==> flow/design.v <==
module alu_v(wire_clock, wire_reset, enable_alu, m2, m3, m4, opCode, FR_in, FR_out, useCarry, flagToShifthAndRot, dec);
   input  wire         wire_clock;
   input  wire         wire_reset;
   input  wire         enable_alu;
   output reg  [15:0]  m2;
   input  wire [15:0]  m3;
   input  wire [15:0]  m4;
   input  wire [5:0]   opCode;
   input  wire [15:0]  FR_in;
   output reg  [15:0]  FR_out;
   input  wire         useCarry;
   input  wire [2:0]   flagToShifthAndRot;
   input  wire         dec;
   reg [15:0]  m2_next;
   reg [15:0]  FR_next;
   reg         m2_we;
   reg [31:0]  temp;
   reg [15:0]  m3c;
   wire        cin = useCarry & FR_out[11];
   always @* begin
      m2_next = m2;
      FR_next = FR_out;
      m2_we   = 1'b0;
      temp    = 32'h00000000;
      m3c     = 16'h0000;
      casez(opCode)
        6'b000110: begin
           FR_next = FR_in;
        end
        6'b100000: begin
           temp = {16'h0000, m3} + {16'h0000, m4} + {31'h0, cin};
           FR_next[11] = (temp > 32'h0000ffff);
           m2_next = temp[15:0];
           m2_we = 1'b1;
           FR_next[12] = (temp[15:0] == 16'h0000);
        end
        6'b100001: begin
           temp = {16'h0000, m3} - {16'h0000, m4} + {31'h0, cin};
           m3c = m3 + {15'h0000, cin};
           m2_we = 1'b1;
           if(m4 > m3c) begin
              FR_next[6] = 1'b1;
              m2_next = 16'h0000;
           end
           else begin
              FR_next[6] = 1'b0;
              m2_next = temp[15:0];
           end
           FR_next[12] = (temp[15:0] == 16'h0000);
        end
        6'b100010: begin
           temp = m3 * m4;
           m2_next = temp[15:0];
           m2_we = 1'b1;
           FR_next[10] = (temp > 32'h0000ffff);
           FR_next[12] = (temp[15:0] == 16'h0000);
        end
        6'b100011: begin
           m2_we = 1'b1;
           if(m4 == 16'h0000) begin
              FR_next[9] = 1'b1;
              m2_next = 16'h0000;
           end
           else begin
              FR_next[9] = 1'b0;
              m2_next = m3 / m4;
           end
           FR_next[12] = (m2_next == 16'h0000);
        end
        6'b100101: begin
           m2_we = 1'b1;
           if(m4 == 16'h0000) begin
              FR_next[9] = 1'b1;
              m2_next = 16'h0000;
           end
           else begin
              FR_next[9] = 1'b0;
              m2_next = m3 % m4;
           end
           FR_next[12] = (m2_next == 16'h0000);
        end
        6'b100100: begin
           m2_we = 1'b1;
           if(dec == 1'b0) begin
              m2_next = m3 + 16'h0001;
              FR_next[12] = 1'b0;
           end
           else begin
              m2_next = m3 - 16'h0001;
              FR_next[12] = (m2_next == 16'h0000);
           end
        end
        6'b010110: begin
           if(m3 == m4) FR_next[15:13] = 3'b001;
           if(m3 <  m4) FR_next[15:13] = 3'b010;
           if(m3 >  m4) FR_next[15:13] = 3'b100;
        end
        6'b010010: begin
           m2_next = m3 & m4;
           m2_we = 1'b1;
           if(m2_next == 16'h0000) FR_next[12] = 1'b1;
        end
        6'b010011: begin
           m2_next = m3 | m4;
           m2_we = 1'b1;
           if(m2_next == 16'h0000) FR_next[12] = 1'b1;
        end
        6'b010100: begin
           m2_next = m3 ^ m4;
           m2_we = 1'b1;
           if(m2_next == 16'h0000) FR_next[12] = 1'b1;
        end
        6'b010101: begin
           m2_next = ~m3;
           m2_we = 1'b1;
           if(m2_next == 16'h0000) FR_next[12] = 1'b1;
        end
        6'b010000: begin
           m2_we = 1'b1;
           casez(flagToShifthAndRot)
             3'b10?: m2_next = ((m3 << m4) & 16'hffff) | (m3 >> (16'h000f - m4));
             3'b11?: m2_next = ((m3 >> (16'h0010 - m4)) | (m3 << m4)) & 16'hffff;
             3'b00?: m2_next = m3 << m4;
             default: m2_next = m3 >> m4;
           endcase
        end
        default: begin
        end
      endcase
   end
   always @(posedge wire_clock) begin
      if(wire_reset) begin
         FR_out <= 16'h0000;
      end
      else if(enable_alu) begin
         FR_out <= FR_next;
         if(m2_we) m2 <= m2_next;
      end
   end
endmodule
module control_unit_v(wire_clock, wire_reset, bus_RAM_DATA_IN, bus_RAM_DATA_OUT, bus_RAM_ADDRESS, wire_RW, bus_keyboard, videoflag, bus_vga_pos, bus_vga_char, enable_alu, FR_in_at_control, FR_out_at_control, opcode, useCarry, flagToShifthAndRot, useDec, m2, m3, m4, data_debug, led);
   input  wire        wire_clock;
   input  wire        wire_reset;
   input  wire [15:0] bus_RAM_DATA_IN;
   output reg  [15:0] bus_RAM_DATA_OUT;
   output reg  [15:0] bus_RAM_ADDRESS;
   output reg         wire_RW;
   input  wire [7:0]  bus_keyboard;
   output reg         videoflag;
   output reg  [15:0] bus_vga_pos;
   output reg  [15:0] bus_vga_char;
   output reg         enable_alu;
   input  wire [15:0] FR_in_at_control;
   output reg  [15:0] FR_out_at_control;
   output reg  [5:0]  opcode;
   output reg         useCarry;
   output reg  [2:0]  flagToShifthAndRot;
   output reg         useDec;
   input  wire [15:0] m2;
   output reg  [15:0] m3;
   output reg  [15:0] m4;
   output wire [15:0] data_debug;
   output wire [15:0] led;
   reg [2:0]   stage;
   reg         processing_instruction;
   reg [15:0]  IR;
   reg [15:0]  PC;
   reg [15:0]  Rn [0:7];
   reg [15:0]  END;
   reg [15:0]  SP;
   assign led = 16'h0000;
   assign data_debug = 16'h0000;
   wire [2:0]  ra = IR[9:7];
   wire [2:0]  rb = IR[6:4];
   wire [2:0]  rc = IR[3:1];
   wire [15:0] FR = FR_in_at_control;
   reg cond;
   always @* begin
      case(IR[9:6])
        4'b0000: cond = 1'b1;
        4'b0001: cond = FR[13];
        4'b0010: cond = ~FR[13];
        4'b0011: cond = FR[12];
        4'b0100: cond = ~FR[12];
        4'b0101: cond = FR[11];
        4'b0110: cond = ~FR[11];
        4'b0111: cond = FR[15];
        4'b1000: cond = FR[14];
        4'b1001: cond = FR[15] | FR[13];
        4'b1010: cond = FR[14] | FR[13];
        4'b1011: cond = FR[10];
        4'b1100: cond = ~FR[10];
        4'b1101: cond = FR[6];
        4'b1110: cond = FR[9];
        default: cond = 1'b0;
      endcase
   end
   always @(posedge wire_clock) begin
      if(wire_reset) begin
         wire_RW <= 1'b0;
         PC <= 16'h0000;
         SP <= 16'h7ffc;
         videoflag <= 1'b0;
         enable_alu <= 1'b0;
         Rn[1] <= 16'h0121;
         Rn[3] <= 16'h0241;
         stage <= 3'd1;
         processing_instruction <= 1'b0;
      end
      else begin
         stage <= stage + 3'd1;
         enable_alu <= 1'b0;
         if(processing_instruction == 1'b0) begin
            case(stage)
              3'd1: begin
                 bus_RAM_ADDRESS <= PC;
              end
              3'd2: begin
                 processing_instruction <= 1'b1;
                 IR <= bus_RAM_DATA_IN;
                 PC <= PC + 16'h0001;
                 stage <= 3'd1;
              end
              default: ;
            endcase
         end
         else begin
            casez(IR)
              16'b110000??????????: begin
                 case(stage)
                   3'd1: bus_RAM_ADDRESS <= PC;
                   3'd2: END <= bus_RAM_DATA_IN;
                   3'd3: bus_RAM_ADDRESS <= END;
                   3'd4: begin
                      PC <= PC + 16'h0001;
                      Rn[ra] <= bus_RAM_DATA_IN;
                      processing_instruction <= 1'b0;
                      stage <= 3'd1;
                   end
                   default: ;
                 endcase
              end
              16'b110001??????????: begin
                 case(stage)
                   3'd1: bus_RAM_ADDRESS <= PC;
                   3'd2: END <= bus_RAM_DATA_IN;
                   3'd3: bus_RAM_ADDRESS <= END;
                   3'd4: begin
                      wire_RW <= 1'b1;
                      bus_RAM_DATA_OUT <= Rn[ra];
                   end
                   3'd5: begin
                      PC <= PC + 16'h0001;
                      wire_RW <= 1'b0;
                      processing_instruction <= 1'b0;
                      stage <= 3'd1;
                   end
                   default: ;
                 endcase
              end
              16'b111101??????????: begin
                 case(stage)
                   3'd1: bus_RAM_ADDRESS <= Rn[ra];
                   3'd2: begin
                      wire_RW <= 1'b1;
                      bus_RAM_DATA_OUT <= Rn[rb];
                   end
                   3'd3: begin
                      wire_RW <= 1'b0;
                      processing_instruction <= 1'b0;
                      stage <= 3'd1;
                   end
                   default: ;
                 endcase
              end
              16'b111100??????????: begin
                 case(stage)
                   3'd1: bus_RAM_ADDRESS <= Rn[rb];
                   3'd2: begin
                      Rn[ra] <= bus_RAM_DATA_IN;
                      processing_instruction <= 1'b0;
                      stage <= 3'd1;
                   end
                   default: ;
                 endcase
              end
              16'b111000??????????: begin
                 case(stage)
                   3'd1: bus_RAM_ADDRESS <= PC;
                   3'd2: begin
                      Rn[ra] <= bus_RAM_DATA_IN;
                      PC <= PC + 16'h0001;
                      processing_instruction <= 1'b0;
                      stage <= 3'd1;
                   end
                   default: ;
                 endcase
              end
              16'b110011??????????: begin
                 case(stage)
                   3'd1: begin
                      casez(IR[1:0])
                        2'b?0: Rn[ra] <= Rn[rb];
                        2'b01: Rn[ra] <= SP;
                        2'b11: SP <= Rn[ra];
                      endcase
                   end
                   3'd2: begin
                      processing_instruction <= 1'b0;
                      stage <= 3'd1;
                   end
                   default: ;
                 endcase
              end
              16'b110010??????????: begin
                 case(stage)
                   3'd1: begin
                      bus_vga_pos <= Rn[rb];
                      bus_vga_char <= Rn[ra];
                   end
                   3'd2: begin
                      if(bus_vga_char[11:8] == 4'h0)
                        bus_vga_char <= Rn[ra] + 16'h0f00;
                      else if(bus_vga_char[11:8] == 4'hf)
                        bus_vga_char <= Rn[ra] - 16'h0f00;
                   end
                   3'd3: videoflag <= 1'b1;
                   3'd4: videoflag <= 1'b0;
                   3'd5: begin
                      processing_instruction <= 1'b0;
                      stage <= 3'd1;
                   end
                   default: ;
                 endcase
              end
              16'b110101??????????: begin
                 case(stage)
                   3'd1: Rn[ra] <= {8'h00, bus_keyboard};
                   3'd2: begin
                      processing_instruction <= 1'b0;
                      stage <= 3'd1;
                   end
                   default: ;
                 endcase
              end
              16'b000101??????????: begin
                 case(stage)
                   3'd1: bus_RAM_ADDRESS <= SP;
                   3'd2: begin
                      wire_RW <= 1'b1;
                      if(IR[6] == 1'b0)
                        bus_RAM_DATA_OUT <= Rn[ra];
                      else
                        bus_RAM_DATA_OUT <= FR;
                   end
                   3'd3: begin
                      wire_RW <= 1'b0;
                      processing_instruction <= 1'b0;
                      stage <= 3'd1;
                      SP <= SP - 16'h0001;
                   end
                   default: ;
                 endcase
              end
              16'b000110??????????: begin
                 case(stage)
                   3'd1: SP <= SP + 16'h0001;
                   3'd2: bus_RAM_ADDRESS <= SP;
                   3'd3: begin
                      if(IR[6] == 1'b0) begin
                         Rn[ra] <= bus_RAM_DATA_IN;
                      end
                      else begin
                         FR_out_at_control <= bus_RAM_DATA_IN;
                         opcode <= IR[15:10];
                         enable_alu <= 1'b1;
                      end
                   end
                   3'd6: begin
                      processing_instruction <= 1'b0;
                      stage <= 3'd1;
                   end
                   default: ;
                 endcase
              end
              16'b000100??????????: begin
                 case(stage)
                   3'd1: SP <= SP + 16'h0001;
                   3'd2: bus_RAM_ADDRESS <= SP;
                   3'd3: PC <= bus_RAM_DATA_IN;
                   3'd4: begin
                      PC <= PC + 16'h0001;
                      processing_instruction <= 1'b0;
                      stage <= 3'd1;
                   end
                   default: ;
                 endcase
              end
              16'b100000??????????, 16'b100001??????????, 16'b100010??????????,
              16'b100011??????????, 16'b100101??????????, 16'b010010??????????,
              16'b010011??????????, 16'b010100??????????, 16'b010101??????????,
              16'b100100??????????, 16'b010110??????????, 16'b010000??????????: begin
                 case(stage)
                   3'd1: begin
                      opcode <= IR[15:10];
                      enable_alu <= 1'b1;
                      casez(IR[15:10])
                        6'b100100: begin
                           m3 <= Rn[ra];
                           useDec <= IR[6];
                        end
                        6'b010110: begin
                           m3 <= Rn[ra];
                           m4 <= Rn[rb];
                        end
                        6'b010101: begin
                           m3 <= Rn[rb];
                        end
                        6'b010000: begin
                           m3 <= Rn[ra];
                           m4 <= {12'h000, IR[3:0]};
                           flagToShifthAndRot <= IR[6:4];
                        end
                        6'b10000?: begin
                           m3 <= Rn[rb];
                           m4 <= Rn[rc];
                           useCarry <= IR[0];
                        end
                        default: begin
                           m3 <= Rn[rb];
                           m4 <= Rn[rc];
                        end
                      endcase
                   end
                   3'd6: begin
                      if(IR[15:10] == 6'b010110)
                        bus_vga_char <= FR;
                      else
                        Rn[ra] <= m2;
                      if(IR[15:10] == 6'b010100)
                        bus_vga_char <= m2;
                      processing_instruction <= 1'b0;
                      stage <= 3'd1;
                   end
                   default: ;
                 endcase
              end
              16'b000010??????????: begin
                 case(stage)
                   3'd1: bus_RAM_ADDRESS <= PC;
                   3'd2: if(cond) PC <= bus_RAM_DATA_IN - 16'h0001;
                   3'd3: PC <= PC + 16'h0001;
                   3'd4: begin
                      processing_instruction <= 1'b0;
                      stage <= 3'd1;
                   end
                   default: ;
                 endcase
              end
              16'b000011??????????: begin
                 case(stage)
                   3'd1: bus_RAM_ADDRESS <= SP;
                   3'd2: begin
                      wire_RW <= 1'b1;
                      bus_RAM_DATA_OUT <= PC;
                   end
                   3'd3: wire_RW <= 1'b0;
                   3'd4: bus_RAM_ADDRESS <= PC;
                   3'd5: begin
                      if(cond) begin
                         PC <= bus_RAM_DATA_IN - 16'h0001;
                         SP <= SP - 16'h0001;
                      end
                   end
                   3'd6: PC <= PC + 16'h0001;
                   3'd7: begin
                      processing_instruction <= 1'b0;
                      stage <= 3'd1;
                   end
                   default: ;
                 endcase
              end
              default: begin
                 wire_RW <= 1'b0;
                 processing_instruction <= 1'b0;
                 stage <= 3'd1;
              end
            endcase
         end
      end
   end
endmodule
module  cpu_v(wire_clock, wire_reset, bus_RAM_DATA_IN,bus_RAM_DATA_OUT,bus_RAM_ADDRESS,wire_RW, bus_keyboard, videoflag, bus_vga_pos, bus_vga_char,data_debug, led);
   input wire         wire_clock;
   input wire         wire_reset;
   input wire [15:0]  bus_RAM_DATA_IN;
   output wire [15:0]  bus_RAM_DATA_OUT;
   output wire [15:0]  bus_RAM_ADDRESS;
   output wire         wire_RW;
   input  wire [7:0]  bus_keyboard;
   output wire         videoflag;
   output wire [15:0]  bus_vga_pos;
   output wire [15:0]  bus_vga_char;
   output wire [15:0]  data_debug;
   output wire [15:0]  led;
   wire [15:0]         m2;
   wire [15:0]         m3;
   wire [15:0]         m4;
   wire                enable_alu;
   wire [5:0]          opCode;
   wire                useCarry;
   wire                useDec;
   wire [15:0]         FR_in_at_control;
   wire [15:0]         FR_out_at_control;
   wire [2:0]          flagToShifthAndRot;
   alu_v alu_v_dut(wire_clock,wire_reset,enable_alu,m2,m3,m4,opCode,FR_out_at_control,FR_in_at_control,useCarry,flagToShifthAndRot,useDec);
   control_unit_v control_v_dut(wire_clock, wire_reset, bus_RAM_DATA_IN,bus_RAM_DATA_OUT,bus_RAM_ADDRESS,wire_RW, bus_keyboard, videoflag, bus_vga_pos, bus_vga_char,enable_alu,FR_in_at_control,FR_out_at_control,opCode,useCarry,flagToShifthAndRot,useDec,m2,m3,m4,data_debug, led);
endmodule
**Reports on cpu_v**

Each step is given for the RTL above and for the edited RTL.
"original" refers to lines of the RTL above, "edited" to lines of the edited file.
"difference" is "edited" less "original", of the values as shown; "rel. change" is that difference over "original", in percent.
Operators carry their Yosys type and port widths (W data, S select, Z words).
Cell names lack the library's common part.
The mark - stands for no value.

- Top module: cpu_v
- Clock input: wire_clock
- Library: sky130hd
- Timing corner: tt_025C_1v80

**Edit of the RTL**

Unified diff, file above to edited file.
The edited RTL no longer does the same as the RTL above: the edit was made by script, with no optimisation intended.

```diff
@@ -50,5 +50,5 @@
         end
         6'b100010: begin
-           temp = m3 * m4;
+           temp = m3 + m4;
            m2_next = temp[15:0];
            m2_we = 1'b1;
```

**Word-level counts**

Counts by Yosys on the flattened word-level netlist (proc, flatten, opt, wreduce; memories kept). Print and check cells are left out.
Yosys's memory passes give these memory sizes; they may raise the number of words (mostly to a power of two), join words into wider ones and drop unused or constant bits.

Operators by class:

| what | original | edited | difference | rel. change (%) |
|---|---|---|---|---|
| add/sub/neg operators | 16 | 17 | +1 | +6.25 |
| multiply operators | 1 | 0 | -1 | -100.00 |
| divide/modulo/power cells | 2 | 2 | 0 | 0.00 |
| order comparisons | 5 | 5 | 0 | 0.00 |
| eq/ne operators | 104 | 104 | 0 | 0.00 |
| shifts and indexed selects | 4 | 4 | 0 | 0.00 |
| muxes and demuxes | 178 | 178 | 0 | 0.00 |
| bitwise gates (word level) | 25 | 25 | 0 | 0.00 |
| reductions and logical operators | 71 | 71 | 0 | 0.00 |

Operators by type and width:

| kind | original | edited | difference | rel. change (%) |
|---|---|---|---|---|
| $add A16 B16 Y17 | 1 | 2 | +1 | +100.00 |
| $mul A16 B16 Y32 | 1 | 0 | -1 | -100.00 |

Operator kinds equal on both sides are left out: 88.

Word-level totals:

| what | original | edited | difference | rel. change (%) |
|---|---|---|---|---|
| flip-flop bits (word level) | 226 | 226 | 0 | 0.00 |
| RAM bits | 128 | 128 | 0 | 0.00 |
| word width x clocked read ports | 48 | 48 | 0 | 0.00 |
| memories | 1 | 1 | 0 | 0.00 |
| bits of input ports | 26 | 26 | 0 | 0.00 |
| output and inout port bits | 98 | 98 | 0 | 0.00 |
| word-level cells | 435 | 435 | 0 | 0.00 |

Memory list:

| what | original | edited |
|---|---|---|
| words x width with read and write ports | control_v_dut.Rn 8 x 16 bit 3R2W | control_v_dut.Rn 8 x 16 bit 3R2W |

**Longest topological paths**

Depth = most cells in a row (Yosys ltp): at word level without a register or memory, in the mapped netlist without a sequential cell, where the memories' decode and read muxes count.

Depth:

| what | original | edited | difference | rel. change (%) |
|---|---|---|---|---|
| depth after elaboration | 14 | 14 | 0 | 0.00 |
| ABC_AREA | 0 | 0 | - | - |
| depth in mapped cells | 137 | 139 | +2 | +1.46 |
| mapped depth without buffers | 122 | 127 | +5 | +4.10 |

**Synthesis result**

Source: synth_stat.txt of the flow (Yosys; design flattened, memories mapped). It holds for the ABC_AREA given above (unset counts as 0); a run with the other value may have another netlist.

Cells by type:

| cell type | original | edited | difference | rel. change (%) |
|---|---|---|---|---|
| inv_1 | 373 | 152 | -221 | -59.25 |
| fa_1 | 207 | 13 | -194 | -93.72 |
| nor2_1 | 524 | 369 | -155 | -29.58 |
| nand2_1 | 525 | 412 | -113 | -21.52 |
| ha_1 | 360 | 253 | -107 | -29.72 |
| nor3_1 | 153 | 112 | -41 | -26.80 |
| o211ai_1 | 73 | 35 | -38 | -52.05 |
| mux2_2 | 47 | 15 | -32 | -68.09 |
| mux2i_1 | 113 | 139 | +26 | +23.01 |
| clkbuf_1 | 243 | 220 | -23 | -9.47 |
| a222oi_1 | 36 | 15 | -21 | -58.33 |
| o21ai_0 | 208 | 189 | -19 | -9.13 |
| buf_1 | 43 | 26 | -17 | -39.53 |
| a21oi_1 | 325 | 309 | -16 | -4.92 |
| a31oi_1 | 61 | 45 | -16 | -26.23 |
| xor2_1 | 72 | 57 | -15 | -20.83 |
| xnor2_1 | 137 | 150 | +13 | +9.49 |
| o21a_1 | 60 | 47 | -13 | -21.67 |

Cell types equal on both sides are left out: 18.
Not every row of either side is listed.

Mapped netlist:

| what | original | edited | difference | rel. change (%) |
|---|---|---|---|---|
| standard cells after synthesis | 5090 | 4073 | -1017 | -19.98 |
| chip area (Yosys) (um^2) | 43907.1 | 35421.5 | -8485.6 | -19.33 |
| area of sequential cells (um^2) | 10069.7 | 10069.7 | 0.0 | 0.00 |
| flip-flop cells | 362 | 362 | 0 | 0.00 |
| buffer cells | 338 | 296 | -42 | -12.43 |

By module: a second synthesis without flattening, with its own total; a netlist apart from the flattened one above.

Second synthesis, totals:

| what | original | edited | difference | rel. change (%) |
|---|---|---|---|---|
| cell total of the unflattened synthesis | 5037 | 4241 | -796 | -15.80 |
| area (unflattened synthesis) (um^2) | 44088.5 | 36839.1 | -7249.4 | -16.44 |

Rows give one instance, submodules left out.

Modules, original:

| module | instances | cells | area (um^2) | seq. area (um^2) |
|---|---|---|---|---|
| alu_v | 1 | 3240 | 23933.0 | 800.8 |
| control_unit_v | 1 | 1797 | 20155.6 | 9298.9 |
| cpu_v | 1 | 0 | 0.0 | 0.0 |

Modules, edited:

| module | instances | cells | area (um^2) | seq. area (um^2) |
|---|---|---|---|---|
| control_unit_v | 1 | 1845 | 20140.6 | 9298.9 |
| alu_v | 1 | 2396 | 16698.5 | 800.8 |
| cpu_v | 1 | 0 | 0.0 | 0.0 |

**Path before layout**

Path of least setup slack by OpenSTA after synthesis, without wires, with an ideal clock, recovery checks aside; 20% of the period is set as input and as output delay. Where synthesis merged equal registers, the netlist keeps one of their names.

Path post-synthesis:

| what | original | edited | difference | rel. change (%) |
|---|---|---|---|---|
| path kind | flip-flop to flip-flop | flip-flop to flip-flop | - | - |
| start point | register control_v_dut.m4[0] | register control_v_dut.m4[4] | - | - |
| end point | register alu_v_dut.FR_out[12] | register alu_v_dut.FR_out[12] | - | - |
| clock period (ps) | 32000 | 32000 | 0 | 0.00 |
| setup time (ps) | 73 | 69 | -4 | - |
| launch time at the first pin (ps) | 0 | 0 | 0 | - |
| data arrival time (ps) | 27353 | 27522 | +169 | +0.62 |
| required time (ps) | 31927 | 31931 | +4 | +0.01 |
| path slack (ps) | 4574 | 4410 | -164 | - |
| delay of the path (ps) | 27426 | 27591 | +165 | +0.60 |
| driving pins on the path | 120 | 127 | +7 | +5.83 |
| path buffers | 13 | 13 | 0 | 0.00 |
| synthesis period reached (ps) | 27426 | 27590 | +164 | +0.60 |

"delay of the path" is the arrival time less input delay plus setup time.
"driving pins on the path" counts driving pins, that of a launching flip-flop among them; a cell with two outputs on the path counts twice.
"synthesis period reached" is the clock period less the worst setup slack; recovery checks do not enter. This is arithmetic on one report: input and output delays are still those of the set period (20% each).
The rows between start and end are the longest chain of elaborated cells between them; the timing report does not say that the signal goes this way. Where chains are equally long, one stands for them.
Each line given opens the expression or statement behind the cell; cells for indexed reads and writes are added by Yosys, which also makes memories of some case tables.
At most two assigning lines are given for a register; there are more.

Between the ends, post-synthesis, original:
- Cell sequence: edfxtp_1 > clkbuf_1 > inv_2 > buf_1 > ha_1 > nor4b_1 > nand4_1 > nor2_1 > nor2_1 > ha_1 > o21a_1 > nor2_1 > or4_1 > nand2_1 > ha_1 > nand4_1 > o32ai_4 > nand2_2 > [... 84 more ...] > o2111a_1 > a311o_1 > a31o_2 > clkbuf_1 > clkbuf_1 > nor2_1 > nor2_1 > ha_1 > and3_1 > and3_1 > a211o_1 > o22ai_1 > nor2_1 > a222oi_1 > nand4_1 > nor4_2 > nand4b_1 > o211ai_2
- Length of the longest elaborated chain: 5
- Elaborated cells between the ends (all ways): 31
- Classes of those cells: add/sub: 4; mul: 1; div: 2; eq/ne: 3; mux: 8; logic: 3; reduce/logical: 10

RTL lines, path post-synthesis, original:

| what | line | RTL |
|---|---|---|
| from (decl) | 161 | `output reg  [15:0] m4;` |
| from (assign) | 414 | `m4 <= Rn[rb];` |
| from (assign) | 421 | `m4 <= {12'h000, IR[3:0]};` |
| $mod A16 B16 Y16 | 78 | `m2_next = m3 % m4;` |
| $mux W16 | 72 | `if(m4 == 16'h0000) begin` |
| $mux W16 | 26 | `casez(opCode)` |
| $logic_not A16 Y1 | 80 | `FR_next[12] = (m2_next == 16'h0000);` |
| $pmux W1 S11 | 26 |  |
| to (assign) | 133 | `FR_out <= 16'h0000;` |
| to (assign) | 136 | `FR_out <= FR_next;` |
| to (decl) | 10 | `output reg  [15:0]  FR_out;` |

Between the ends, post-synthesis, edited:
- Cell sequence: edfxtp_1 > clkbuf_1 > inv_1 > ha_1 > nand4_1 > or4b_2 > o2111ai_1 > ha_1 > o21a_1 > o21ai_0 > or3_1 > nand2_1 > ha_1 > o21ai_0 > a211oi_1 > and2_1 > nor2_1 > a22o_1 > [... 91 more ...] > a21oi_1 > clkbuf_1 > nor2_1 > a221o_1 > nand2b_1 > ha_1 > a21o_1 > a21o_1 > a311oi_1 > a21oi_1 > o22a_1 > clkbuf_1 > a211oi_1 > a21oi_1 > a2111oi_0 > o2111ai_1 > a2111o_1 > o21ai_1
- Length of the longest elaborated chain: 5
- Elaborated cells between the ends (all ways): 31
- Classes of those cells: add/sub: 5; div: 2; eq/ne: 3; mux: 8; logic: 3; reduce/logical: 10

RTL lines, path post-synthesis, edited:

| what | line | RTL |
|---|---|---|
| from (decl) | 161 | `output reg  [15:0] m4;` |
| from (assign) | 414 | `m4 <= Rn[rb];` |
| from (assign) | 421 | `m4 <= {12'h000, IR[3:0]};` |
| $mod A16 B16 Y16 | 78 | `m2_next = m3 % m4;` |
| $mux W16 | 72 | `if(m4 == 16'h0000) begin` |
| $mux W16 | 26 | `casez(opCode)` |
| $logic_not A16 Y1 | 80 | `FR_next[12] = (m2_next == 16'h0000);` |
| $pmux W1 S11 | 26 |  |
| to (assign) | 133 | `FR_out <= 16'h0000;` |
| to (assign) | 136 | `FR_out <= FR_next;` |
| to (decl) | 10 | `output reg  [15:0]  FR_out;` |

**Path in the finished layout**

From the final timing report of each run of set A: the path of least setup slack in the routed layout; clock arrival at registers is part of the times.
The path's times are printed in steps of 10 ps; the period is the one set.

Path post-layout:

| what | original | edited | difference | rel. change (%) |
|---|---|---|---|---|
| path kind | flip-flop to flip-flop | flip-flop to flip-flop | - | - |
| start point | register control_v_dut.m3[10] | register control_v_dut.m4[14] | - | - |
| end point | register alu_v_dut.m2[13] | register alu_v_dut.m2[0] | - | - |
| clock period (ps) | 31100 | 31100 | 0 | 0.00 |
| setup time (ps) | 160 | 250 | +90 | - |
| launch time at the first pin (ps) | 610 | 560 | -50 | -8.20 |
| data arrival time (ps) | 29970 | 29690 | -280 | -0.93 |
| required time (ps) | 31550 | 31420 | -130 | -0.41 |
| path slack (ps) | 1580 | 1730 | +150 | - |
| driving pins on the path | 115 | 121 | +6 | +5.22 |
| path buffers | 6 | 8 | +2 | +33.33 |

At most two assigning lines are given for a register; there are more.

Between the ends, post-layout, original:
- Cell sequence: edfxtp_1 > nor3_1 > nand4_2 > nor2_1 > nor2_1 > ha_1 > o21a_1 > nor2_1 > o32ai_1 > o21ai_1 > ha_1 > nand4_1 > o32ai_4 > nand2_2 > nand2_1 > o31ai_1 > ha_1 > or3_1 > [... 79 more ...] > nor2_1 > ha_1 > o21ai_0 > nand2b_1 > o2111a_1 > a311o_1 > a31o_4 > mux2i_4 > fa_1 > a21oi_1 > o2111ai_1 > nand3_1 > a21oi_1 > o22ai_2 > nand2_1 > o31ai_1 > nand3_1 > a32oi_1

RTL lines, path post-layout, original:

| what | line | RTL |
|---|---|---|
| from (decl) | 160 | `output reg  [15:0] m3;` |
| from (assign) | 409 | `m3 <= Rn[ra];` |
| from (assign) | 413 | `m3 <= Rn[ra];` |
| to (assign) | 137 | `if(m2_we) m2 <= m2_next;` |
| to (decl) | 5 | `output reg  [15:0]  m2;` |

original: Chain of elaborated cells between the ends: none given.

Between the ends, post-layout, edited:
- Cell sequence: edfxtp_1 > nor4_4 > nand4_1 > or4b_2 > o2111ai_1 > ha_1 > o21a_1 > o21ai_2 > or3_1 > nand2_1 > ha_1 > o21ai_0 > a211oi_2 > and2_1 > nor2_2 > a22o_1 > ha_1 > o21ai_0 > [... 85 more ...] > o21ai_1 > o211ai_1 > a21oi_1 > buf_4 > mux2i_2 > inv_1 > ha_1 > a21o_1 > a21oi_1 > o21ai_0 > a311oi_2 > a21oi_1 > o22a_4 > and2_1 > a221oi_1 > o311ai_1 > a21oi_1 > o21ba_1
- Elaborated cells between the ends (all ways): 19
- Classes of those cells: add/sub: 2; div: 2; compare: 1; shift: 4; mux: 7; logic: 2; reduce/logical: 1

RTL lines, path post-layout, edited:

| what | line | RTL |
|---|---|---|
| from (decl) | 161 | `output reg  [15:0] m4;` |
| from (assign) | 414 | `m4 <= Rn[rb];` |
| from (assign) | 421 | `m4 <= {12'h000, IR[3:0]};` |
| to (assign) | 137 | `if(m2_we) m2 <= m2_next;` |
| to (decl) | 5 | `output reg  [15:0]  m2;` |

edited: Chain of elaborated cells between the ends: none given.

**Flow runs**

Runs of the flow (Yosys, OpenROAD) on both versions; the two runs of a pair have the same settings. The constraints put input and output delay at 20% of the set period each and load the outputs with 0.01 pF.

Flow settings, set A:
- CORE_UTILIZATION: 40
- period_ns: 31.1
- CAP_MARGIN: 20
- CORE_MARGIN: 2
- SLEW_MARGIN: 20

Measured results, set A:

| what | original | edited | difference | rel. change (%) |
|---|---|---|---|---|
| netlist area reported by Yosys (um^2) | 43907.1 | 35421.5 | -8485.6 | -19.33 |
| die footprint (um^2) | 112433.0 | 90950.5 | -21482.5 | -19.11 |
| std-cell area (final layout) (um^2) | 48044.8 | 39669.3 | -8375.5 | -17.43 |
| utilization of the finished layout | 0.441 | 0.45 | +0.009 | - |
| smallest setup slack (ps) | 1583 | 1730 | +147 | - |
| summed negative setup slack (ps) | 0 | 0 | 0 | - |
| worst hold slack in the final report (ps) | 477 | 483 | +6 | - |
| achieved clock period (ps) | 29517 | 29370 | -147 | -0.50 |

Flow settings, set B:
- CORE_ASPECT_RATIO: 1.65
- CORE_UTILIZATION: 59
- CTS_CLUSTER_SIZE: 95
- GPL_ROUTABILITY_DRIVEN: 1
- PLACE_DENSITY: 0.5
- SETUP_SLACK_MARGIN: 4.52
- period_ns: 24.9
- CAP_MARGIN: 20
- CORE_MARGIN: 2
- SLEW_MARGIN: 20

Measured results, set B:

| what | original | edited |
|---|---|---|
| netlist area reported by Yosys (um^2) | 43907.1 | - |
| die footprint (um^2) | 76686.5 | - |
| std-cell area (final layout) (um^2) | 54214.5 | - |
| utilization of the finished layout | 0.734 | - |
| smallest setup slack (ps) | -163 | - |
| summed negative setup slack (ps) | -1283 | - |
| worst hold slack in the final report (ps) | 455 | - |
| achieved clock period (ps) | 25063 | - |

set B, edited: not finished: routing ended with error GRT-0116.
By "achieved clock period" is meant the clock period of the run minus its worst setup slack. This is arithmetic on one report: input and output delays are still those of the set period (20% each).
